==> flow/design.v <==
package code_defs_pkg;
    typedef enum logic [1:0]
        { SYNC_DATA = 2'b10
        , SYNC_CTL = 2'b01
        } sync_t;
    typedef enum logic [7:0]
        { BT_IDLE = 8'h1e
        , BT_O4   = 8'h2d
        , BT_S4   = 8'h33
        , BT_O0S4 = 8'h66
        , BT_O0O4 = 8'h55
        , BT_S0   = 8'h78
        , BT_O0   = 8'h4b
        , BT_T0   = 8'h87
        , BT_T1   = 8'h99
        , BT_T2   = 8'haa
        , BT_T3   = 8'hb4
        , BT_T4   = 8'hcc
        , BT_T5   = 8'hd2
        , BT_T6   = 8'he1
        , BT_T7   = 8'hff
        } block_type_t;
    typedef enum logic [6:0]
        { CC_IDLE = 7'b00
        , CC_LPI = 7'h06
        , CC_ERROR = 7'h1e
        , CC_RES0 = 7'h2d
        , CC_RES1 = 7'h33
        , CC_RES2 = 7'h4b
        , CC_RES3 = 7'h55
        , CC_RES4 = 7'h66
        , CC_RES5 = 7'h78
        } control_code_t;
    typedef enum logic [3:0]
        { OC_SEQ = 4'h0
        , OC_SIG = 4'hf
        } o_code_t;
    typedef enum logic [7:0]
        { RS_IDLE = 8'h07
        , RS_LPI = 8'h06
        , RS_START = 8'hfb
        , RS_TERM = 8'hfd
        , RS_ERROR = 8'hfe
        , RS_OSEQ = 8'h9c
        , RS_RES0 = 8'h1c
        , RS_RES1 = 8'h3c
        , RS_RES2 = 8'h7c
        , RS_RES3 = 8'hbc
        , RS_RES4 = 8'hdc
        , RS_RES5 = 8'hf7
        , RS_OSIG = 8'h5c
        } rs_code_t;
    typedef enum logic [7:0]
        { MAC_PRE = 8'h55
        , MAC_SFD = 8'hd5
        } mac_code_t;
    function automatic logic [7:0] control_to_rs_code(logic [6:0] icode);
        case (icode)
            CC_IDLE:    control_to_rs_code = RS_IDLE;
            CC_LPI:     control_to_rs_code = RS_LPI;
            CC_ERROR:   control_to_rs_code = RS_ERROR;
            CC_RES0:    control_to_rs_code = RS_RES0;
            CC_RES1:    control_to_rs_code = RS_RES1;
            CC_RES2:    control_to_rs_code = RS_RES2;
            CC_RES3:    control_to_rs_code = RS_RES3;
            CC_RES4:    control_to_rs_code = RS_RES4;
            CC_RES5:    control_to_rs_code = RS_RES5;
            default: begin
                control_to_rs_code = RS_IDLE;
            end
        endcase
    endfunction
    function automatic logic [3:0] rs_to_cc_ocode (input logic [7:0] rs_code);
        rs_to_cc_ocode = rs_code == RS_OSEQ ? OC_SEQ : OC_SIG;
    endfunction
    function automatic logic [7:0] cc_to_rs_ocode (input logic [3:0] cc_ocode);
        cc_to_rs_ocode = cc_ocode == OC_SEQ ? RS_OSEQ : RS_OSIG;
    endfunction
endpackage
`timescale 1ns/1ps
`default_nettype none
module slicing_crc #(
    parameter int SLICE_LENGTH = 4,
    parameter bit [31:0] INITIAL_CRC = 32'hFFFFFFFF,
    parameter bit INVERT_OUTPUT = 1,
    parameter bit REGISTER_OUTPUT = 1
) (
    input wire i_clk,
    input wire i_reset,
    input wire [8*SLICE_LENGTH-1:0] i_data,
    input wire [SLICE_LENGTH-1:0] i_valid,
    output wire [31:0] o_crc
);
    logic [31:0] crc_reg;
    logic [31:0] crc_next;
    function automatic logic [31:0] crc_byte(input logic [31:0] crc, input logic [7:0] data);
        logic [31:0] c;
        c = crc ^ {24'd0, data};
        for (int b = 0; b < 8; b++) begin
            c = c[0] ? ((c >> 1) ^ 32'hEDB88320) : (c >> 1);
        end
        crc_byte = c;
    endfunction
    always_comb begin
        crc_next = crc_reg;
        for (int n = 0; n < SLICE_LENGTH; n++) begin
            if (i_valid[n]) begin
                crc_next = crc_byte(crc_next, i_data[8*n +: 8]);
            end
        end
    end
    always_ff @(posedge i_clk)
    if (i_reset) begin
        crc_reg <= INITIAL_CRC;
    end else begin
        crc_reg <= crc_next;
    end
    generate if (REGISTER_OUTPUT) begin: l_reg_out
        assign o_crc = INVERT_OUTPUT ? ~crc_reg : crc_reg;
    end else begin: l_comb_out
        assign o_crc = INVERT_OUTPUT ? ~crc_next : crc_next;
    end endgenerate
endmodule
`timescale 1ns/1ps
`default_nettype none
module scrambler #(
    parameter bit DESCRAMBLE = 0,
    localparam int DATA_WIDTH = 32
) (
    input wire i_clk,
    input wire i_reset,
    input wire i_init_done,
    input wire i_pause,
    input wire [DATA_WIDTH-1:0] i_data,
    output wire [DATA_WIDTH-1:0] o_data
);
    /*verilator lint_off UNUSED*/
    logic[127:0] scrambler_data;
    /*verilator lint_on UNUSED*/
    logic [127:0] next_scrambler_data;
    logic [95:0] next_scrambler_data_split;
    always_ff @(posedge i_clk) begin
        if (i_reset || !i_init_done) begin
            scrambler_data <= '1;
        end
        else if (!i_pause) begin
            scrambler_data <= next_scrambler_data;
        end
    end
    assign next_scrambler_data_split = {scrambler_data[DATA_WIDTH +: 128 - DATA_WIDTH]};
    assign next_scrambler_data = DESCRAMBLE ? {i_data, next_scrambler_data_split} :
                                                {o_data, next_scrambler_data_split};
    generate
        for (genvar gi = 0; gi < DATA_WIDTH; gi++) begin: l_assign_odata
            assign o_data[gi] = next_scrambler_data_split[(64-DATA_WIDTH) + 6+gi] ^ next_scrambler_data_split[(64-DATA_WIDTH) + 25+gi] ^ i_data[gi];
        end
    endgenerate
endmodule
`timescale 1ns/1ps
`default_nettype none
module rx_gearbox #(
    parameter bit REGISTER_OUTPUT = 1,
    localparam int DATA_WIDTH = 32,
    localparam int HEADER_WIDTH = 2,
    localparam int SEQUENCE_WIDTH = 6
) (
    input wire i_clk,
    input wire i_reset,
    input wire [DATA_WIDTH-1:0] i_data,
    input wire i_slip,
    output logic [DATA_WIDTH-1:0] o_data,
    output logic [HEADER_WIDTH-1:0] o_header,
    output logic o_data_valid,
    output logic o_header_valid
);
    localparam int BUF_SIZE = 2*DATA_WIDTH + HEADER_WIDTH + 1;  
    logic [SEQUENCE_WIDTH-1:0] gearbox_seq;
    logic half_slip;
    always_ff @(posedge i_clk)
    if (i_reset) begin
        gearbox_seq <= '0;
        half_slip <= '0;
    end else begin
        if (!i_slip) begin
            gearbox_seq <= gearbox_seq < 32 ? gearbox_seq + 1 : '0;
        end
        if (i_slip) begin
            half_slip <= ~half_slip;
        end
    end
    logic [BUF_SIZE-1:0] obuf, next_obuf;
    wire frame_word;
    logic [6:0] current_data_idx;
    function automatic logic [6:0] data_idxs(input logic [SEQUENCE_WIDTH-1:0] seq);
        case (seq)
            0: data_idxs = 0;
            1: data_idxs = 32;
            2: data_idxs = 64;
            3: data_idxs = 30;
            4: data_idxs = 62;
            5: data_idxs = 28;
            6: data_idxs = 60;
            7: data_idxs = 26;
            8: data_idxs = 58;
            9: data_idxs = 24;
            10: data_idxs = 56;
            11: data_idxs = 22;
            12: data_idxs = 54;
            13: data_idxs = 20;
            14: data_idxs = 52;
            15: data_idxs = 18;
            16: data_idxs = 50;
            17: data_idxs = 16;
            18: data_idxs = 48;
            19: data_idxs = 14;
            20: data_idxs = 46;
            21: data_idxs = 12;
            22: data_idxs = 44;
            23: data_idxs = 10;
            24: data_idxs = 42;
            25: data_idxs = 8;
            26: data_idxs = 40;
            27: data_idxs = 6;
            28: data_idxs = 38;
            29: data_idxs = 4;
            30: data_idxs = 36;
            31: data_idxs = 2;
            32: data_idxs = 34;
            default: data_idxs = 0;
        endcase
    endfunction
    assign frame_word = (half_slip) ? !gearbox_seq[0] && gearbox_seq != SEQUENCE_WIDTH'(32) : 
                                        !gearbox_seq[0];
    assign current_data_idx = data_idxs(gearbox_seq);
    generate for (genvar gi = 0; gi < BUF_SIZE; gi++) begin: l_assign_obuf
        always @(*) begin
            next_obuf[gi] = obuf[gi];
            if (gi == BUF_SIZE - 1) begin
                next_obuf[gi] = next_obuf[0];  
            end else begin
                if (frame_word) begin
                    if (gearbox_seq != 0 && gi >= current_data_idx) begin
                        next_obuf[gi] = i_data[gi - current_data_idx];
                    end else if (gi < DATA_WIDTH - gearbox_seq) begin
                        next_obuf[gi] = i_data[gi + gearbox_seq];
                    end
                end else begin
                    if (gi >= current_data_idx && gi < current_data_idx + 32) begin
                        next_obuf[gi] = i_data[gi - current_data_idx];
                    end
                end
            end
        end
    end endgenerate
    always_ff @(posedge i_clk)
    if (i_reset) begin
        obuf <= '0;
    end else begin
        obuf <= next_obuf;
    end
    wire [DATA_WIDTH-1:0] odata_int;
    wire [HEADER_WIDTH-1:0] oheader_int;
    wire odata_valid_int;
    wire oheader_valid_int;
    assign odata_valid_int = half_slip ? gearbox_seq != 31 : gearbox_seq != 0;
    assign oheader_int = half_slip ? next_obuf[2:1] : next_obuf[1:0];
    assign oheader_valid_int = !frame_word && odata_valid_int;
    assign odata_int = half_slip ? (!frame_word ? next_obuf[34:3] : next_obuf[66:35]) :
                               (!frame_word ? next_obuf[33:2] : next_obuf[65:34]);
    generate if (REGISTER_OUTPUT) begin: l_register_output
        always_ff @(posedge i_clk)
        if (i_reset) begin
            o_data_valid <= '0;
            o_header <= '0;
            o_header_valid <= '0;
            o_data <= '0;
        end else begin
            o_data_valid <= odata_valid_int;
            o_header <= (oheader_valid_int) ? oheader_int : o_header;
            o_header_valid <= oheader_valid_int;
            o_data <= (odata_valid_int) ? odata_int : o_data;
        end
    end else begin: l_comb_output
        assign o_data_valid = odata_valid_int;
        assign o_header = oheader_int;
        assign o_header_valid = oheader_valid_int;
        assign o_data = odata_int;
    end endgenerate
endmodule
`timescale 1ns/1ps
`default_nettype none
module lock_state(
    input wire i_clk,
    input wire i_reset,
    input wire [1:0] i_header,
    input wire i_valid,
    output wire o_slip
);
    typedef enum logic[3:0] { LOCK_INIT, RESET_CNT, TEST_SH,
        VALID_SH, INVALID_SH, GOOD_64, SLIP} lock_state_t;
    lock_state_t state, next_state;
    /*verilator lint_off UNUSED*/
    logic rx_block_lock, test_sh, slip_done;
    /*verilator lint_on UNUSED*/
    logic [15:0] sh_cnt, sh_invalid_cnt;
    wire sh_valid;
    assign sh_valid = (i_header[1] ^ i_header[0]);
    assign o_slip = (state == SLIP);
    always_ff @(posedge i_clk) begin
        if (i_reset) begin
            state <= LOCK_INIT;
        end else begin
            state <= next_state;
        end
    end
    always_comb begin
        case (state)
            LOCK_INIT: begin
                next_state = RESET_CNT;
            end
            RESET_CNT: begin
                next_state = TEST_SH;
            end
            TEST_SH: begin
                if (!i_valid) begin
                    next_state = TEST_SH;
                end if (sh_valid) begin
                    next_state = VALID_SH;
                end else begin
                    next_state = INVALID_SH;
                end
            end
            VALID_SH: begin
                if (!i_valid) begin
                    next_state = VALID_SH;
                end if (sh_cnt == 64 && sh_invalid_cnt == 0) begin
                    next_state = GOOD_64;
                end else if (sh_cnt == 64 && sh_invalid_cnt != 0) begin
                    next_state = RESET_CNT;
                end else if (sh_cnt < 64 && !sh_valid) begin
                    next_state = INVALID_SH;
                end else begin
                    next_state = VALID_SH;
                end
            end
            INVALID_SH: begin
                if (!i_valid) begin
                    next_state = INVALID_SH;
                end if (sh_cnt == 64 && sh_invalid_cnt < 16) begin
                    next_state = RESET_CNT;
                end else if (sh_invalid_cnt == 16) begin
                    next_state = SLIP;
                end else if (sh_cnt < 64 && !sh_valid) begin
                    next_state = INVALID_SH;
                end else begin
                    next_state = VALID_SH;
                end
            end
            GOOD_64: begin
                next_state = RESET_CNT;
            end
            SLIP: begin
                next_state = RESET_CNT;
            end
            default: begin
                next_state = LOCK_INIT;
            end
            endcase
    end
    always_ff @(posedge i_clk) begin
        if (i_reset) begin
            rx_block_lock <= 1'b0;
            test_sh <= 1'b0;
            sh_cnt <= 0;
            sh_invalid_cnt <= 0;
            slip_done <= 1'b0;
        end else begin
            case (state)
                LOCK_INIT: begin
                    rx_block_lock <= 1'b0;
                    test_sh <= 1'b0;
                end
                RESET_CNT: begin
                    sh_cnt <= 0;
                    sh_invalid_cnt <= 0;
                    slip_done <= 1'b0;
                end
                TEST_SH: begin
                    test_sh <= 1'b0;
                end
                VALID_SH: begin
                    sh_cnt <= (i_valid) ? sh_cnt + 1 : sh_cnt;
                end
                INVALID_SH: begin
                    sh_cnt <= (i_valid) ? sh_cnt + 1 : sh_cnt;
                    sh_invalid_cnt <= (i_valid) ? sh_invalid_cnt + 1 : sh_invalid_cnt;
                end
                GOOD_64: begin
                    rx_block_lock <= 1'b0;
                end
                SLIP: begin
                    rx_block_lock <= 1'b0;
                end
                default: begin
                    rx_block_lock <= 1'b0;
                    test_sh <= 1'b0;
                    sh_cnt <= 0;
                    sh_invalid_cnt <= 0;
                    slip_done <= 1'b0;
                end
            endcase
        end
    end
endmodule
`timescale 1ns/1ps
`default_nettype none
import code_defs_pkg::*;
module decoder #(
    localparam int DATA_WIDTH = 32,
    localparam int DATA_NBYTES = DATA_WIDTH / 8
) (
    input wire i_reset,
    input wire i_rxc,
    input wire [DATA_WIDTH-1:0] i_rxd,
    input wire [1:0] i_rx_header,
    input wire i_rx_data_valid,
    input wire i_rx_header_valid,
    output wire [DATA_WIDTH-1:0] o_rxd,
    output wire [DATA_NBYTES-1:0] o_rxctl
);
    typedef struct packed {
        logic [63:0] odata;
        logic [7:0] octl;
        logic frame_valid;
    } xgmii_data_ctl_t;
    logic [DATA_WIDTH-1:0] delayed_i_rxd;
    wire [63:0] internal_irxd;
    xgmii_data_ctl_t decoded_frame;
    wire output_decode_frame;
    /*verilator lint_off UNUSED*/
    logic [63:0] internal_orxd;
    logic [7:0] internal_orxctl;
    wire frame_valid;
    /*verilator lint_on UNUSED*/
    always_ff @(posedge i_rxc) begin
        if (i_reset) begin
            delayed_i_rxd <= '0;
            internal_orxd <= '0;
            internal_orxctl <= '0;
        end else begin
            if (i_rx_data_valid) begin
                delayed_i_rxd <= i_rxd;
                if (output_decode_frame) begin  
                    internal_orxd <= decoded_frame.odata;
                    internal_orxctl <= decoded_frame.octl;
                end
            end
        end
    end
    assign internal_irxd = {i_rxd, delayed_i_rxd};
    assign output_decode_frame = !i_rx_header_valid  && i_rx_data_valid;  
    assign frame_valid = decoded_frame.frame_valid;
    assign o_rxd = !output_decode_frame ? internal_orxd[32 +: 32] : decoded_frame.odata[0 +: 32];
    assign o_rxctl = !output_decode_frame ? internal_orxctl[4 +: 4] : decoded_frame.octl[0 +: 4];
    function automatic logic [7:0] local_control_to_rs_code(input logic [6:0] icode);
        case (icode)
            CC_IDLE:    local_control_to_rs_code = RS_IDLE;
            CC_LPI:     local_control_to_rs_code = RS_LPI;
            CC_ERROR:   local_control_to_rs_code = RS_ERROR;
            CC_RES0:    local_control_to_rs_code = RS_RES0;
            CC_RES1:    local_control_to_rs_code = RS_RES1;
            CC_RES2:    local_control_to_rs_code = RS_RES2;
            CC_RES3:    local_control_to_rs_code = RS_RES3;
            CC_RES4:    local_control_to_rs_code = RS_RES4;
            CC_RES5:    local_control_to_rs_code = RS_RES5;
            default: begin
                local_control_to_rs_code = RS_IDLE;
            end
        endcase
    endfunction
    function automatic logic [7:0] local_cc_to_rs_ocode(input logic [3:0] cc_ocode);
        local_cc_to_rs_ocode = cc_ocode == OC_SEQ ? RS_OSEQ : RS_OSIG;
    endfunction
    function automatic logic [63:0] control_code_to_rs_lane(input logic [63:0] idata, input bit [7:0] lanes);
        control_code_to_rs_lane = {8{RS_ERROR}};
        for (int i = 0; i < 8; i++) begin
            if (lanes[7-i] == 1) begin
                control_code_to_rs_lane[8*i +: 8] = local_control_to_rs_code(idata[8 + (7*i) +: 7]);
            end
        end
    endfunction
    function automatic logic [72:0] decode_frame(input logic [63:0] idata, input logic [1:0] iheader);
        logic [63:0] odata;
        logic [7:0] octl;
        logic frame_valid;
        odata = '0;
        octl = '0;
        frame_valid = 1;
        if (iheader == SYNC_DATA) begin
            odata = idata;
            octl = '0;
        end else begin
            case (idata[7:0])
                BT_IDLE: begin
                    odata = control_code_to_rs_lane(idata, 8'hFF);
                    octl = '1;
                end
                BT_O4: begin
                    odata = control_code_to_rs_lane(idata, 8'hF0);
                    odata[63:40] = idata[63:40];
                    odata[39:32] = local_cc_to_rs_ocode(idata[39:36]);
                    octl = 8'h1F;
                end
                BT_S4: begin
                    odata = control_code_to_rs_lane(idata, 8'hF0);
                    odata[63:40] = idata[63:40];
                    odata[39:32] = RS_START;
                    octl = 8'h1F;
                end
                BT_O0S4: begin
                    odata[63:40] = idata[63:40];
                    odata[39:32] = RS_START;
                    odata[31: 8] = idata[31: 8];
                    odata[ 7: 0] = local_cc_to_rs_ocode(idata[35:32]);
                    octl = 8'h11;
                end
                BT_O0O4: begin
                    odata[63:40] = idata[63:40];
                    odata[39:32] = local_cc_to_rs_ocode(idata[35:32]);
                    odata[31: 8] = idata[31: 8];
                    odata[ 7: 0] = local_cc_to_rs_ocode(idata[39:36]);
                    octl = 8'h11;
                end
                BT_S0: begin
                    odata[63: 8] = idata[63: 8];
                    odata[ 7: 0] = RS_START;
                    octl = 8'h01;
                end
                BT_O0: begin
                    odata = control_code_to_rs_lane(idata, 8'h0F);
                    odata[31: 8] = idata[31: 8];
                    odata[ 7: 0] = local_cc_to_rs_ocode(idata[35:32]);
                    octl = 8'hF1;
                end
                BT_T0: begin
                    odata = control_code_to_rs_lane(idata, 8'h7F);
                    odata[ 7: 0] = RS_TERM;
                    octl = 8'hFF;
                end
                BT_T1: begin
                    odata = control_code_to_rs_lane(idata, 8'h3F);
                    odata[ 7: 0] = idata[15: 8];
                    odata[15: 8] = RS_TERM;
                    octl = 8'hFE;
                end
                BT_T2: begin
                    odata = control_code_to_rs_lane(idata, 8'h1F);
                    odata[15: 0] = idata[23: 8];
                    odata[23:16] = RS_TERM;
                    octl = 8'hFC;
                end
                BT_T3: begin
                    odata = control_code_to_rs_lane(idata, 8'h0F);
                    odata[23: 0] = idata[31: 8];
                    odata[31:24] = RS_TERM;
                    octl = 8'hF8;
                end
                BT_T4: begin
                    odata = control_code_to_rs_lane(idata, 8'h07);
                    odata[31: 0] = idata[39: 8];
                    odata[39:32] = RS_TERM;
                    octl = 8'hF0;
                end
                BT_T5: begin
                    odata = control_code_to_rs_lane(idata, 8'h03);
                    odata[39: 0] = idata[47: 8];
                    odata[47:40] = RS_TERM;
                    octl = 8'hE0;
                end
                BT_T6: begin
                    odata = control_code_to_rs_lane(idata, 8'h01);
                    odata[47: 0] = idata[55: 8];
                    odata[55:48] = RS_TERM;
                    octl = 8'hC0;
                end
                BT_T7: begin
                    odata[55: 0] = idata[63: 8];
                    odata[63:56] = RS_TERM;
                    octl = 8'h80;
                end
                default: begin
                    octl = 8'hFF;
                    odata[63:0] = {8{RS_ERROR}};
                    frame_valid = 0;
                end
            endcase
        end
        decode_frame = {odata, octl, frame_valid};
    endfunction
    assign decoded_frame = decode_frame(internal_irxd, i_rx_header);
endmodule
`timescale 1ns/1ps
`default_nettype none
import code_defs_pkg::*;
module rx_mac #(
    localparam int DATA_WIDTH = 32,
    localparam int DATA_NBYTES = DATA_WIDTH / 8
) (
    input wire i_reset,
    input wire i_clk,
    input wire [DATA_WIDTH-1:0] i_xgmii_rxd,
    input wire [DATA_NBYTES-1:0] i_xgmii_rxc,
    input wire i_phy_rx_valid,
    input wire [DATA_NBYTES-1:0] i_term_loc,
    output logic [DATA_WIDTH-1:0] m00_axis_tdata,
    output logic [DATA_NBYTES-1:0] m00_axis_tkeep,
    output logic m00_axis_tvalid,
    output logic m00_axis_tlast,
    output logic m00_axis_tuser
);
    typedef enum logic[1:0] {IDLE, PREAMBLE, DATA, TERM} rx_state_t;
    rx_state_t rx_state, rx_next_state;
    wire sfd_found;
    logic [DATA_NBYTES-1:0] start_keep;
    logic sfd_found_del;
    wire start_valid;
    wire term_found;
    wire [DATA_NBYTES-1:0] term_keep;
    wire ctl_found;
    wire data_invalid;
    wire  rx_crc_reset;
    logic [DATA_WIDTH-1:0] rx_crc_input_del;
    logic [31:0] rx_calc_crc;
    logic [31:0] rx_captured_crc;
    logic [DATA_NBYTES-1:0] crc_input_valid;
    logic [DATA_NBYTES-1:0] rx_crc_input_valid_del;
    always_ff @(posedge i_clk)
    if (i_reset) begin
        rx_state <= IDLE;
    end else begin
        rx_state <= rx_next_state;
    end
    always @(*) begin
        m00_axis_tdata = i_xgmii_rxd;
        case (rx_state)
            IDLE: begin
                rx_next_state = (sfd_found) ? DATA : IDLE;
                m00_axis_tvalid = '0;
                m00_axis_tlast = '0;
                m00_axis_tkeep = '0;
                m00_axis_tuser = '0;
            end
            DATA: begin
                if (i_phy_rx_valid && (term_found || ctl_found || data_invalid)) begin
                    rx_next_state = IDLE;
                end else begin
                    rx_next_state = DATA;
                end
                m00_axis_tvalid = i_phy_rx_valid && !data_invalid && (!sfd_found_del || (sfd_found_del && start_valid));
                m00_axis_tlast = rx_next_state == IDLE;
                m00_axis_tkeep = sfd_found_del ? start_keep :
                                    term_found ? term_keep  :
                                                '1;
                m00_axis_tuser = term_found && (rx_calc_crc == rx_captured_crc);
            end
            default: begin
                rx_next_state = IDLE;
                m00_axis_tvalid = '0;
                m00_axis_tlast = '0;
                m00_axis_tkeep = '0;
                m00_axis_tuser = '0;
            end
        endcase
    end
    assign ctl_found = |i_xgmii_rxc;
    assign data_invalid = (i_xgmii_rxc[3] && i_xgmii_rxd[31:24] == RS_ERROR) ||
                            (i_xgmii_rxc[2] && i_xgmii_rxd[23:16] == RS_ERROR) ||
                            (i_xgmii_rxc[1] && i_xgmii_rxd[15: 8] == RS_ERROR) ||
                            (i_xgmii_rxc[0] && i_xgmii_rxd[ 7: 0] == RS_ERROR);
    assign sfd_found = i_phy_rx_valid && (i_xgmii_rxd == {{3{8'h55}}, RS_START}) && (i_xgmii_rxc == 4'b1);
    always_ff @(posedge i_clk)  
    if (i_reset) begin
        sfd_found_del <= '0;
    end else begin
        sfd_found_del <= (i_phy_rx_valid) ? sfd_found : sfd_found_del;
    end
    assign term_found = |i_term_loc;
    assign start_keep = 4'b0000;
    assign start_valid = 1'b0;  
    generate for (genvar gi = 0; gi < DATA_NBYTES; gi++) begin: l_term_keep
        assign term_keep[gi] = (1 << gi) < i_term_loc ? 1'b1 : 1'b0;
    end endgenerate
    always_ff @(posedge i_clk)
    if (i_reset) begin
        rx_crc_input_del <= '0;
        rx_crc_input_valid_del <= '0;
    end else begin
        rx_crc_input_del <= i_phy_rx_valid ? m00_axis_tdata : rx_crc_input_del;
        rx_crc_input_valid_del <= i_phy_rx_valid ? m00_axis_tkeep : rx_crc_input_valid_del;
    end
    always @(*) begin
        if (!i_phy_rx_valid) begin
            crc_input_valid = {DATA_NBYTES{1'b0}};
        end else if (!term_found) begin
            crc_input_valid = rx_crc_input_valid_del;
        end else begin
            case (i_term_loc)
                1: crc_input_valid = 4'b0000;
                2: crc_input_valid = 4'b0001;
                4: crc_input_valid = 4'b0011;
                8: crc_input_valid = 4'b0111;
                default: crc_input_valid = 4'b1111;
            endcase
        end
        case (i_term_loc)
            1: rx_captured_crc = rx_crc_input_del;
            2: rx_captured_crc = {i_xgmii_rxd[0+:8], rx_crc_input_del[8+:24]};
            4: rx_captured_crc = {i_xgmii_rxd[0+:16], rx_crc_input_del[16+:16]};
            8: rx_captured_crc = {i_xgmii_rxd[0+:24], rx_crc_input_del[24+:8]};
            default: rx_captured_crc = i_xgmii_rxd;
        endcase
    end
    assign rx_crc_reset = rx_state == IDLE;
    slicing_crc #(
        .SLICE_LENGTH(DATA_NBYTES),
        .INITIAL_CRC(32'hFFFFFFFF),
        .INVERT_OUTPUT(1),
        .REGISTER_OUTPUT(0)
    ) u_rx_crc (
        .i_clk(i_clk),
        .i_reset(rx_crc_reset),
        .i_data(rx_crc_input_del),
        .i_valid(crc_input_valid),
        .o_crc(rx_calc_crc)
    );
endmodule
`timescale 1ns/1ps
`default_nettype none
import code_defs_pkg::*;
module eth_rx (
    input wire i_clk,
    input wire i_reset,
    input wire [31:0] i_xver_rx_data,
    output logic [31:0] m00_axis_tdata,
    output logic [3:0] m00_axis_tkeep,
    output logic m00_axis_tvalid,
    output logic m00_axis_tlast,
    output logic m00_axis_tuser
);
    wire [31:0] rx_gearbox_data_out, rx_descrambled_data;
    wire [1:0] rx_header;
    wire rx_data_valid, rx_header_valid;
    wire rx_gearbox_slip;
    wire [31:0] rx_decoded_data;
    wire [3:0] rx_decoded_ctl;
    rx_gearbox #(.REGISTER_OUTPUT(1))
    u_rx_gearbox (
        .i_clk(i_clk),
        .i_reset(i_reset),
        .i_data(i_xver_rx_data),
        .i_slip(rx_gearbox_slip),
        .o_data(rx_gearbox_data_out),
        .o_header(rx_header),
        .o_data_valid(rx_data_valid),
        .o_header_valid(rx_header_valid)
    );
    lock_state u_lock_state(
        .i_clk(i_clk),
        .i_reset(i_reset),
        .i_header(rx_header),
        .i_valid(rx_header_valid),
        .o_slip(rx_gearbox_slip)
    );
    scrambler #(
        .DESCRAMBLE(1)
    ) u_descrambler(
        .i_clk(i_clk),
        .i_reset(i_reset),
        .i_init_done(!i_reset),
        .i_pause(!rx_data_valid),
        .i_data(rx_gearbox_data_out),
        .o_data(rx_descrambled_data)
    );
    decoder u_decoder(
        .i_reset(i_reset),
        .i_rxc(i_clk),
        .i_rxd(rx_descrambled_data),
        .i_rx_header(rx_header),
        .i_rx_data_valid(rx_data_valid),
        .i_rx_header_valid(rx_header_valid),
        .o_rxd(rx_decoded_data),
        .o_rxctl(rx_decoded_ctl)
    );
    wire [3:0] early_term_loc;
    generate for (genvar gi = 0; gi < 4; gi++) begin: l_early_term_loc
        assign early_term_loc[gi] = rx_data_valid && rx_decoded_data[gi*8 +: 8] == RS_TERM && rx_decoded_ctl[gi];
    end endgenerate
    logic [31:0] xgmii_rx_data;
    logic [3:0] xgmii_rx_ctl;
    logic phy_rx_valid;
    logic [3:0] term_loc;
    always_ff @(posedge i_clk)
    if (i_reset) begin
        xgmii_rx_data <= '0;
        xgmii_rx_ctl <= '0;
        phy_rx_valid <= '0;
        term_loc <= '0;
    end else begin
        xgmii_rx_data <= rx_decoded_data;
        xgmii_rx_ctl <= rx_decoded_ctl;
        phy_rx_valid <= rx_data_valid;
        term_loc <= early_term_loc;
    end
    wire [31:0] rx_tdata;
    wire [3:0] rx_tkeep;
    wire rx_tvalid;
    wire rx_tlast;
    wire rx_tuser;
    rx_mac u_rx (
        .i_reset(i_reset),
        .i_clk(i_clk),
        .i_xgmii_rxd(xgmii_rx_data),
        .i_xgmii_rxc(xgmii_rx_ctl),
        .i_phy_rx_valid(phy_rx_valid),
        .i_term_loc(term_loc),
        .m00_axis_tdata(rx_tdata),
        .m00_axis_tkeep(rx_tkeep),
        .m00_axis_tvalid(rx_tvalid),
        .m00_axis_tlast(rx_tlast),
        .m00_axis_tuser(rx_tuser)
    );
    always_ff @(posedge i_clk)
    if (i_reset) begin
        m00_axis_tdata <= '0;
        m00_axis_tkeep <= '0;
        m00_axis_tvalid <= '0;
        m00_axis_tlast <= '0;
        m00_axis_tuser <= '0;
    end else begin
        m00_axis_tdata <= rx_tdata;
        m00_axis_tkeep <= rx_tkeep;
        m00_axis_tvalid <= rx_tvalid;
        m00_axis_tlast <= rx_tlast;
        m00_axis_tuser <= rx_tuser;
    end
endmodule
Subject: tool reports on eth_rx

Hi,

==> Tool chain data of eth_rx <==
Module eth_rx before and after one edit of its RTL, step after step.
Lines under "orig" count in the file above, lines under "edited" in the edited file.
"delta": "edited" minus "orig" as printed here.
Operators: Yosys type, input widths -> output width; for muxes data width and select width s.
{ "design": {"design": "eth_rx", "clock_port": "i_clk", "lib": "sky130hd", "pvt_corner": "tt_025C_1v80"} }

==> The edit <==
The edit as a unified diff against the file above.
A script made this edit. It changes what the design does and was not meant as an optimisation.
begin of diff
@@ -662,5 +662,5 @@
                                     term_found ? term_keep  :
                                                 '1;
-                m00_axis_tuser = term_found && (rx_calc_crc == rx_captured_crc);
+                m00_axis_tuser = term_found && (rx_calc_crc >= rx_captured_crc);
             end
             default: begin
end of diff

==> Elaborated design <==
Yosys after proc, flatten, opt, wreduce and memory -nomap, before mapping. Print and check cells are not counted.
Memory sizes are those after Yosys's memory passes, which may raise the word count (mostly to a power of two), join words into wider ones and drop unused or constant bits.
{ "word_totals": {"columns": ["item", "orig", "edited", "delta"], "rows": [
  ["output_inout_bits", 39, 39, 0],
  ["memories", 1, 1, 0],
  ["rom_bits", 384, 384, 0],
  ["elab_cells", 1280, 1280, 0],
  ["ff_bits", 528, 528, 0],
  ["clocked_rd_ports_x_width", 6, 6, 0],
  ["in_bits", 34, 34, 0]
]} }
{ "classes": {"columns": ["item", "orig", "edited", "delta"], "rows": [
  ["muxes", 358, 358, 0],
  ["n_logic", 106, 106, 0],
  ["add_sub_neg", 136, 136, 0],
  ["n_eq", 108, 107, -1],
  ["n_reduce_logical", 206, 206, 0],
  ["shift", 132, 132, 0],
  ["cmp", 205, 206, 1]
]} }
{ "memory_table": {"columns": ["item", "orig", "edited"], "rows": [
  ["memory_list", "64 x 6 bit 1R0W", "64 x 6 bit 1R0W"]
]} }
{ "op_table": {"columns": ["operator", "orig", "edited", "delta"], "rows": [
  ["$eq 32x32->1", 1, 0, -1],
  ["$ge 32x32->1", 0, 1, 1],
  ["$mux 1", 270, 270, 0],
  ["$logic_and 1x1->1", 157, 157, 0],
  ["$shiftx 32x32->1", 131, 131, 0],
  ["$xor 1x1->1", 65, 65, 0],
  ["$lt 6x32->1 const A", 64, 64, 0],
  ["$mux 32", 40, 40, 0],
  ["$add 6x6->7 const A", 32, 32, 0],
  ["$eq 7x7->1 const B", 32, 32, 0],
  ["$ge 6x7->1 const A", 32, 32, 0],
  ["$lt 5x32->1 const A", 32, 32, 0],
  ["$not 13->14", 32, 32, 0],
  ["$sub 6x7->8 const A", 32, 32, 0],
  ["$add 5x6->7 const A", 16, 16, 0],
  ["$eq 7x6->1 const B", 16, 16, 0],
  ["$eq 8x8->1 const B", 16, 16, 0],
  ["$ge 5x7->1 const A", 16, 16, 0],
  ["$lt 4x32->1 const A", 16, 16, 0],
  ["$sub 5x7->8 const A", 16, 16, 0],
  ["$mux 4", 10, 10, 0],
  ["$add 4x6->7 const A", 8, 8, 0],
  ["$eq 7x3->1 const B", 8, 8, 0],
  ["$eq 7x5->1 const B", 8, 8, 0],
  ["$ge 4x7->1 const A", 8, 8, 0],
  ["$lt 3x32->1 const A", 8, 8, 0],
  ["$pmux 8 s8", 8, 8, 0],
  ["$sub 4x7->8 const A", 8, 8, 0]
]} }
The list need not be complete.

==> Depth <==
Longest topological path by Yosys (ltp), each cell counted once; first at word level (registers and memories cut), then after technology mapping (sequential cells cut; the memories' decode and read muxes count).
{ "depth": {"columns": ["item", "orig", "edited", "delta"], "rows": [
  ["word_depth", 75, 75, 0],
  ["abc_area", "0", "0", null],
  ["depth_mapped", 22, 36, 14],
  ["ltp_nobuf", 17, 32, 15]
]} }

==> Mapped cells and area <==
Yosys stat after the flow's synthesis: flattened, memories mapped to cells. It holds for the ABC_AREA given above (unset counts as 0); a run with the other value may have another netlist.
{ "mapped": {"columns": ["item", "orig", "edited", "delta"], "rows": [
  ["seq_area_mm2", 0.0086283, 0.0086283, 0.0000000],
  ["mapped_cells", 4754, 4493, -261],
  ["n_buf", 346, 314, -32],
  ["ffs", 431, 431, 0],
  ["mapped_area_mm2", 0.0368166, 0.0348409, -0.0019757]
]} }
{ "by_type": {"columns": ["cell_type", "orig", "edited", "delta"], "rows": [
  ["sky130_fd_sc_hd__nor2_1", 601, 493, -108],
  ["sky130_fd_sc_hd__mux2i_1", 248, 167, -81],
  ["sky130_fd_sc_hd__nor2b_1", 70, 133, 63],
  ["sky130_fd_sc_hd__o21ai_0", 244, 293, 49],
  ["sky130_fd_sc_hd__a211o_1", 22, 66, 44],
  ["sky130_fd_sc_hd__nand2b_1", 42, 80, 38],
  ["sky130_fd_sc_hd__nand2_1", 533, 499, -34],
  ["sky130_fd_sc_hd__ha_1", 38, 70, 32],
  ["sky130_fd_sc_hd__a31oi_1", 72, 43, -29],
  ["sky130_fd_sc_hd__nor3_1", 152, 125, -27],
  ["sky130_fd_sc_hd__clkbuf_1", 282, 256, -26],
  ["sky130_fd_sc_hd__xor2_1", 124, 98, -26],
  ["sky130_fd_sc_hd__inv_1", 71, 48, -23],
  ["sky130_fd_sc_hd__mux2_2", 50, 29, -21],
  ["sky130_fd_sc_hd__a221oi_1", 35, 56, 21],
  ["sky130_fd_sc_hd__xnor3_1", 50, 34, -16],
  ["sky130_fd_sc_hd__o31ai_1", 35, 20, -15],
  ["sky130_fd_sc_hd__nand3_1", 130, 144, 14]
]} }
The list need not be complete.
By module: a second synthesis without flattening, with its own total; a netlist apart from the flattened one above.
{ "hier_totals": {"columns": ["item", "orig", "edited", "delta"], "rows": [
  ["hier_cells", 4638, 4566, -72],
  ["area_unflattened_mm2", 0.0386621, 0.0385695, -0.0000926]
]} }
Each row is one instance without its submodules.
{ "by_module_orig": {"columns": ["module", "instances", "n_cells", "mod_area_mm2", "mod_seq_area_mm2"], "rows": [
  ["rx_gearbox #(REGISTER_OUTPUT=1)", 1, 1887, 0.0145978, 0.0023022],
  ["decoder", 1, 916, 0.0067189, 0.0013613],
  ["slicing_crc", 1, 683, 0.0066088, 0.0006406],
  ["rx_mac", 1, 479, 0.0038149, 0.0007807],
  ["scrambler #(DESCRAMBLE=1)", 1, 252, 0.00263, 0.0011611],
  ["eth_rx", 1, 183, 0.0022547, 0.0016015],
  ["lock_state", 1, 238, 0.002037, 0.0007807]
]} }
{ "by_module_edited": {"columns": ["module", "instances", "n_cells", "mod_area_mm2", "mod_seq_area_mm2"], "rows": [
  ["rx_gearbox #(REGISTER_OUTPUT=1)", 1, 1843, 0.0147829, 0.0023022],
  ["decoder", 1, 916, 0.0067189, 0.0013613],
  ["slicing_crc", 1, 683, 0.0066088, 0.0006406],
  ["rx_mac", 1, 451, 0.0035371, 0.0007807],
  ["scrambler #(DESCRAMBLE=1)", 1, 252, 0.00263, 0.0011611],
  ["eth_rx", 1, 183, 0.0022547, 0.0016015],
  ["lock_state", 1, 238, 0.002037, 0.0007807]
]} }

==> Path before layout <==
OpenSTA on the mapped netlist: ideal clock, no wires. The path of least setup slack (recovery checks aside). Input and output delay are each 20% of the period. Register names are those of the netlist, which keeps one name where synthesis merged equal registers.
{ "synth_timing": {"columns": ["item", "orig", "edited", "delta"], "rows": [
  ["path_kind", "reg2reg", "reg2reg", null],
  ["from", "register u_rx.rx_crc_input_del[2]", "register term_loc[3]", null],
  ["to", "register m00_axis_tuser", "register m00_axis_tuser", null],
  ["required_ns", 6.397, 6.379, -0.018],
  ["t_first_pin_ns", 0.000, 0.000, 0.000],
  ["delay_ns", 5.419, 6.791, 1.372],
  ["path_slack_ns", 1.081, -0.291, -1.372],
  ["clock_period_ns", 6.5, 6.5, 0.0],
  ["path_buffers", 2, 3, 1],
  ["setup_time_ns", 0.103, 0.121, 0.018],
  ["arrival_ns", 5.316, 6.670, 1.354],
  ["path_stages", 20, 33, 13],
  ["synth_period_reached_ns", 5.419, 6.791, 1.372]
]} }
"delay_ns" is the arrival time less input delay plus setup time.
"path_stages": output pins that drive a net of the path, with the launching flip-flop's if there is one; two outputs of one cell count as two.
"synth_period_reached_ns" is the clock period less the worst setup slack; recovery checks do not enter. This is arithmetic on one report: input and output delays are still those of the set period (20% each).
The rows between start and end are the longest chain of elaborated cells between them; the timing report does not say that the signal goes this way. Where chains are equally long, one stands for them.
Each line given opens the expression or statement behind the cell; cells for indexed reads and writes are added by Yosys, which also makes memories of some case tables.
{ "synth_between_orig": {"path_cell_list": "sky130_fd_sc_hd__dfxtp_1 > sky130_fd_sc_hd__xnor3_1 > sky130_fd_sc_hd__a211o_1 > sky130_fd_sc_hd__a211oi_4 > sky130_fd_sc_hd__xnor3_1 > sky130_fd_sc_hd__xor2_1 > sky130_fd_sc_hd__a21bo_2 > sky130_fd_sc_hd__and3_1 > sky130_fd_sc_hd__buf_2 > sky130_fd_sc_hd__xnor2_4 > sky130_fd_sc_hd__xnor3_1 > sky130_fd_sc_hd__mux2i_1 > sky130_fd_sc_hd__or2_1 > sky130_fd_sc_hd__buf_4 > sky130_fd_sc_hd__xnor3_1 > sky130_fd_sc_hd__xnor3_1 > sky130_fd_sc_hd__xor2_1 > sky130_fd_sc_hd__nor4_1 > sky130_fd_sc_hd__nand4_1 > sky130_fd_sc_hd__a2111oi_2", "elab_chain_len": 56, "cells_between": 73, "cone_lines": 6, "classes_between": "eq/ne (1); mux (37); logic (34); reduce/logical (1)"} }
{ "synth_lines_orig": {"columns": ["item", "line", "text"], "rows": [
  ["from (decl)", 632, "logic [DATA_WIDTH-1:0] rx_crc_input_del;"],
  ["from (assign)", 695, "rx_crc_input_del <= '0;"],
  ["from (assign)", 698, "rx_crc_input_del <= i_phy_rx_valid ? m00_axis_tdata : rx_crc_input_del;"],
  ["$xor 32x8->32", 98, "c = crc ^ {24'd0, data};"],
  ["$mux 32 x3", 100, "c = c[0] ? ((c >> 1) ^ 32'hEDB88320) : (c >> 1);"],
  ["$not 13->14", null, null],
  ["$mux 32", 100, null],
  ["$not 13->14", null, null],
  ["$mux 32 x2", 100, null],
  ["$not 13->14", null, null],
  ["(+34 left out)", null, null],
  ["$mux 32 x3", 100, null],
  ["$not 13->14", null, null],
  ["$mux 32 x4", 100, null],
  ["$mux 32", 107, "if (i_valid[n]) begin"],
  ["$not 32->32", 121, "assign o_crc = INVERT_OUTPUT ? ~crc_next : crc_next;"],
  ["$eq 32x32->1", 664, "m00_axis_tuser = term_found && (rx_calc_crc == rx_captured_crc);"],
  ["$logic_and 1x1->1", 664, null],
  ["to (assign)", 838, "m00_axis_tuser <= '0;"],
  ["to (assign)", 844, "m00_axis_tuser <= rx_tuser;"],
  ["to (decl)", 748, "output logic m00_axis_tuser"]
]} }
{ "synth_between_edited": {"path_cell_list": "sky130_fd_sc_hd__dfxtp_1 > sky130_fd_sc_hd__buf_6 > sky130_fd_sc_hd__or2_1 > sky130_fd_sc_hd__buf_2 > sky130_fd_sc_hd__o31a_2 > sky130_fd_sc_hd__buf_6 > sky130_fd_sc_hd__mux2i_4 > sky130_fd_sc_hd__xnor2_2 > sky130_fd_sc_hd__xnor3_1 > sky130_fd_sc_hd__o21ai_1 > sky130_fd_sc_hd__o2111ai_4 > sky130_fd_sc_hd__xnor3_1 > sky130_fd_sc_hd__xnor3_1 > sky130_fd_sc_hd__a21oi_2 > sky130_fd_sc_hd__xnor2_4 > sky130_fd_sc_hd__xor2_1 > sky130_fd_sc_hd__xnor2_1 > sky130_fd_sc_hd__a21oi_1 > sky130_fd_sc_hd__ha_1 > sky130_fd_sc_hd__a21o_1 > sky130_fd_sc_hd__a21o_1 > sky130_fd_sc_hd__a21o_1 > sky130_fd_sc_hd__a21o_1 > sky130_fd_sc_hd__a21o_1 > sky130_fd_sc_hd__a21o_1 > sky130_fd_sc_hd__a21oi_1 > sky130_fd_sc_hd__o21ai_0 > sky130_fd_sc_hd__a21o_1 > sky130_fd_sc_hd__a21o_1 > sky130_fd_sc_hd__a21o_1 > sky130_fd_sc_hd__a21oi_1 > sky130_fd_sc_hd__o31a_1 > sky130_fd_sc_hd__o21ai_0", "elab_chain_len": 50, "cells_between": 67, "classes_between": "compare (1); eq/ne (4); mux (32); logic (28); reduce/logical (2)"} }
{ "synth_lines_edited": {"columns": ["item", "line", "text"], "rows": [
  ["from (decl)", 801, "logic [3:0] term_loc;"],
  ["from (assign)", 807, "term_loc <= '0;"],
  ["from (assign)", 812, "term_loc <= early_term_loc;"],
  ["$eq 4x4->1", 707, "case (i_term_loc)"],
  ["$pmux 4 s4", 707, null],
  ["$mux 4", 704, "end else if (!term_found) begin"],
  ["$mux 4", 702, "if (!i_phy_rx_valid) begin"],
  ["$mux 32", 107, "if (i_valid[n]) begin"],
  ["$xor 32x8->32", 98, "c = crc ^ {24'd0, data};"],
  ["$not 13->14", null, null],
  ["(+35 left out)", null, null],
  ["$mux 32", 100, "c = c[0] ? ((c >> 1) ^ 32'hEDB88320) : (c >> 1);"],
  ["$not 13->14", null, null],
  ["$mux 32 x2", 100, null],
  ["$mux 32", 107, null],
  ["$not 32->32", 121, "assign o_crc = INVERT_OUTPUT ? ~crc_next : crc_next;"],
  ["$ge 32x32->1", 664, "m00_axis_tuser = term_found && (rx_calc_crc >= rx_captured_crc);"],
  ["$logic_and 1x1->1", 664, null],
  ["to (assign)", 838, "m00_axis_tuser <= '0;"],
  ["to (assign)", 844, "m00_axis_tuser <= rx_tuser;"],
  ["to (decl)", 748, "output logic m00_axis_tuser"]
]} }

==> Path in the finished layout <==
Path of least setup slack in the final report of each run of pair A (OpenROAD, finished layout, wires in). Where an end is a register, its clock arrival counts in the times.
{ "layout_timing": {"columns": ["item", "orig", "edited", "delta"], "rows": [
  ["path_kind", "reg2reg", "reg2reg", null],
  ["from", "register term_loc[0]", "register u_rx.rx_crc_input_del[0]", null],
  ["to", "register m00_axis_tuser", "register m00_axis_tuser", null],
  ["setup_time_ns", 0.10, 0.10, 0.00],
  ["path_stages", 18, 30, 12],
  ["clock_period_ns", 6.29, 6.29, 0.00],
  ["path_buffers", 0, 2, 2],
  ["required_ns", 6.82, 6.77, -0.05],
  ["path_slack_ns", 0.28, 0.02, -0.26],
  ["t_first_pin_ns", 0.63, 0.59, -0.04],
  ["arrival_ns", 6.54, 6.75, 0.21]
]} }
The rows between start and end are the longest chain of elaborated cells between them; the timing report does not say that the signal goes this way. Where chains are equally long, one stands for them.
{ "layout_between_orig": {"path_cell_list": "sky130_fd_sc_hd__dfxtp_1 > sky130_fd_sc_hd__nand2b_1 > sky130_fd_sc_hd__a21oi_4 > sky130_fd_sc_hd__mux2i_4 > sky130_fd_sc_hd__xnor2_4 > sky130_fd_sc_hd__xnor3_1 > sky130_fd_sc_hd__xor3_1 > sky130_fd_sc_hd__mux2i_2 > sky130_fd_sc_hd__nor3_1 > sky130_fd_sc_hd__o41ai_1 > sky130_fd_sc_hd__nand3_1 > sky130_fd_sc_hd__nor3_1 > sky130_fd_sc_hd__nor2_1 > sky130_fd_sc_hd__xor3_1 > sky130_fd_sc_hd__a22oi_1 > sky130_fd_sc_hd__o22ai_1 > sky130_fd_sc_hd__a2111o_1 > sky130_fd_sc_hd__a2111oi_2", "elab_chain_len": 50, "cells_between": 67, "classes_between": "eq/ne (5); mux (32); logic (28); reduce/logical (2)"} }
{ "layout_lines_orig": {"columns": ["item", "line", "text"], "rows": [
  ["from (decl)", 801, "logic [3:0] term_loc;"],
  ["from (assign)", 807, "term_loc <= '0;"],
  ["from (assign)", 812, "term_loc <= early_term_loc;"],
  ["$eq 4x4->1", 707, "case (i_term_loc)"],
  ["$pmux 4 s4", 707, null],
  ["$mux 4", 704, "end else if (!term_found) begin"],
  ["$mux 4", 702, "if (!i_phy_rx_valid) begin"],
  ["$mux 32", 107, "if (i_valid[n]) begin"],
  ["$xor 32x8->32", 98, "c = crc ^ {24'd0, data};"],
  ["$not 13->14", null, null],
  ["(+35 left out)", null, null],
  ["$mux 32", 100, "c = c[0] ? ((c >> 1) ^ 32'hEDB88320) : (c >> 1);"],
  ["$not 13->14", null, null],
  ["$mux 32 x2", 100, null],
  ["$mux 32", 107, null],
  ["$not 32->32", 121, "assign o_crc = INVERT_OUTPUT ? ~crc_next : crc_next;"],
  ["$eq 32x32->1", 664, "m00_axis_tuser = term_found && (rx_calc_crc == rx_captured_crc);"],
  ["$logic_and 1x1->1", 664, null],
  ["to (assign)", 838, "m00_axis_tuser <= '0;"],
  ["to (assign)", 844, "m00_axis_tuser <= rx_tuser;"],
  ["to (decl)", 748, "output logic m00_axis_tuser"]
]} }
{ "layout_between_edited": {"path_cell_list": "sky130_fd_sc_hd__dfxtp_4 > sky130_fd_sc_hd__xor2_4 > sky130_fd_sc_hd__buf_12 > sky130_fd_sc_hd__xnor3_1 > sky130_fd_sc_hd__mux2i_2 > sky130_fd_sc_hd__xnor2_2 > sky130_fd_sc_hd__xnor3_1 > sky130_fd_sc_hd__xnor3_2 > sky130_fd_sc_hd__mux2i_2 > sky130_fd_sc_hd__buf_4 > sky130_fd_sc_hd__nand2_2 > sky130_fd_sc_hd__xor3_1 > sky130_fd_sc_hd__xnor2_1 > sky130_fd_sc_hd__o21ai_2 > sky130_fd_sc_hd__xnor2_4 > sky130_fd_sc_hd__xnor3_1 > sky130_fd_sc_hd__xnor2_1 > sky130_fd_sc_hd__mux2i_1 > sky130_fd_sc_hd__ha_1 > sky130_fd_sc_hd__a21o_1 > sky130_fd_sc_hd__a21o_1 > sky130_fd_sc_hd__a21o_1 > sky130_fd_sc_hd__a21oi_1 > sky130_fd_sc_hd__o21ai_1 > sky130_fd_sc_hd__a21o_1 > sky130_fd_sc_hd__a21o_1 > sky130_fd_sc_hd__a21o_1 > sky130_fd_sc_hd__a21oi_1 > sky130_fd_sc_hd__o31a_1 > sky130_fd_sc_hd__o21ai_1", "elab_chain_len": 56, "cells_between": 75, "cone_lines": 6, "classes_between": "compare (1); mux (37); logic (36); reduce/logical (1)"} }
{ "layout_lines_edited": {"columns": ["item", "line", "text"], "rows": [
  ["from (decl)", 632, "logic [DATA_WIDTH-1:0] rx_crc_input_del;"],
  ["from (assign)", 695, "rx_crc_input_del <= '0;"],
  ["from (assign)", 698, "rx_crc_input_del <= i_phy_rx_valid ? m00_axis_tdata : rx_crc_input_del;"],
  ["$xor 32x8->32", 98, "c = crc ^ {24'd0, data};"],
  ["$mux 32", 100, "c = c[0] ? ((c >> 1) ^ 32'hEDB88320) : (c >> 1);"],
  ["$not 13->14", null, null],
  ["$mux 32", 100, null],
  ["$not 13->14", null, null],
  ["$mux 32 x2", 100, null],
  ["$not 13->14", null, null],
  ["(+35 left out)", null, null],
  ["$mux 32 x2", 100, null],
  ["$not 13->14", null, null],
  ["$mux 32 x6", 100, null],
  ["$mux 32", 107, "if (i_valid[n]) begin"],
  ["$not 32->32", 121, "assign o_crc = INVERT_OUTPUT ? ~crc_next : crc_next;"],
  ["$ge 32x32->1", 664, "m00_axis_tuser = term_found && (rx_calc_crc >= rx_captured_crc);"],
  ["$logic_and 1x1->1", 664, null],
  ["to (assign)", 838, "m00_axis_tuser <= '0;"],
  ["to (assign)", 844, "m00_axis_tuser <= rx_tuser;"],
  ["to (decl)", 748, "output logic m00_axis_tuser"]
]} }

==> Measured runs <==
Runs of the flow (Yosys, OpenROAD) on both versions; the two runs of a pair have the same settings. The constraints put input and output delay at 20% of the set period each and load the outputs with 0.01 pF.
{ "settings_pair_A": {"period_ns": 6.29, "CAP_MARGIN": 20, "CORE_MARGIN": 2, "CORE_UTILIZATION": 40, "SLEW_MARGIN": 20} }
{ "results_pair_A": {"columns": ["item", "orig", "edited", "delta"], "rows": [
  ["final_setup_ws_ns", 0.282, 0.021, -0.261],
  ["timing.achieved_period_ns", 6.008, 6.269, 0.261],
  ["post_synth_area_mm2", 0.0368166, 0.0348409, -0.0019757],
  ["final_stdcell_area_mm2", 0.0410882, 0.039603, -0.0014852],
  ["design_die_area_mm2", 0.0944855, 0.0894788, -0.0050067],
  ["fin_util_pct", 45.0, 45.8, 0.8],
  ["power.total_mw", 10.388, 10.116, -0.272]
]} }
{ "settings_pair_B": {"CELL_PAD_IN_SITES_DETAIL_PLACEMENT": 0, "CORE_UTILIZATION": 47, "GPL_TIMING_DRIVEN": 1, "HOLD_SLACK_MARGIN": 0.25, "PLACE_DENSITY_LB_ADDON": 0.06, "period_ns": 5.76, "CAP_MARGIN": 20, "CORE_MARGIN": 2, "SLEW_MARGIN": 20} }
{ "results_pair_B": {"columns": ["item", "orig", "edited", "delta"], "rows": [
  ["final_setup_ws_ns", 0.097, -0.506, -0.603],
  ["timing.achieved_period_ns", 5.663, 6.266, 0.603],
  ["post_synth_area_mm2", 0.0368166, 0.0348409, -0.0019757],
  ["final_stdcell_area_mm2", 0.0417601, 0.0409393, -0.0008208],
  ["design_die_area_mm2", 0.0805879, 0.0763224, -0.0042655],
  ["fin_util_pct", 53.9, 55.9, 2.0],
  ["power.total_mw", 11.235, 11.446, 0.211]
]} }
"timing.achieved_period_ns" = clock period - worst setup slack. The figure is calculated, with input and output delays left at 20% of the set period.
"power.total_mw" rests on the timing tool's default activity at the inputs, not on a simulated workload.

Regards
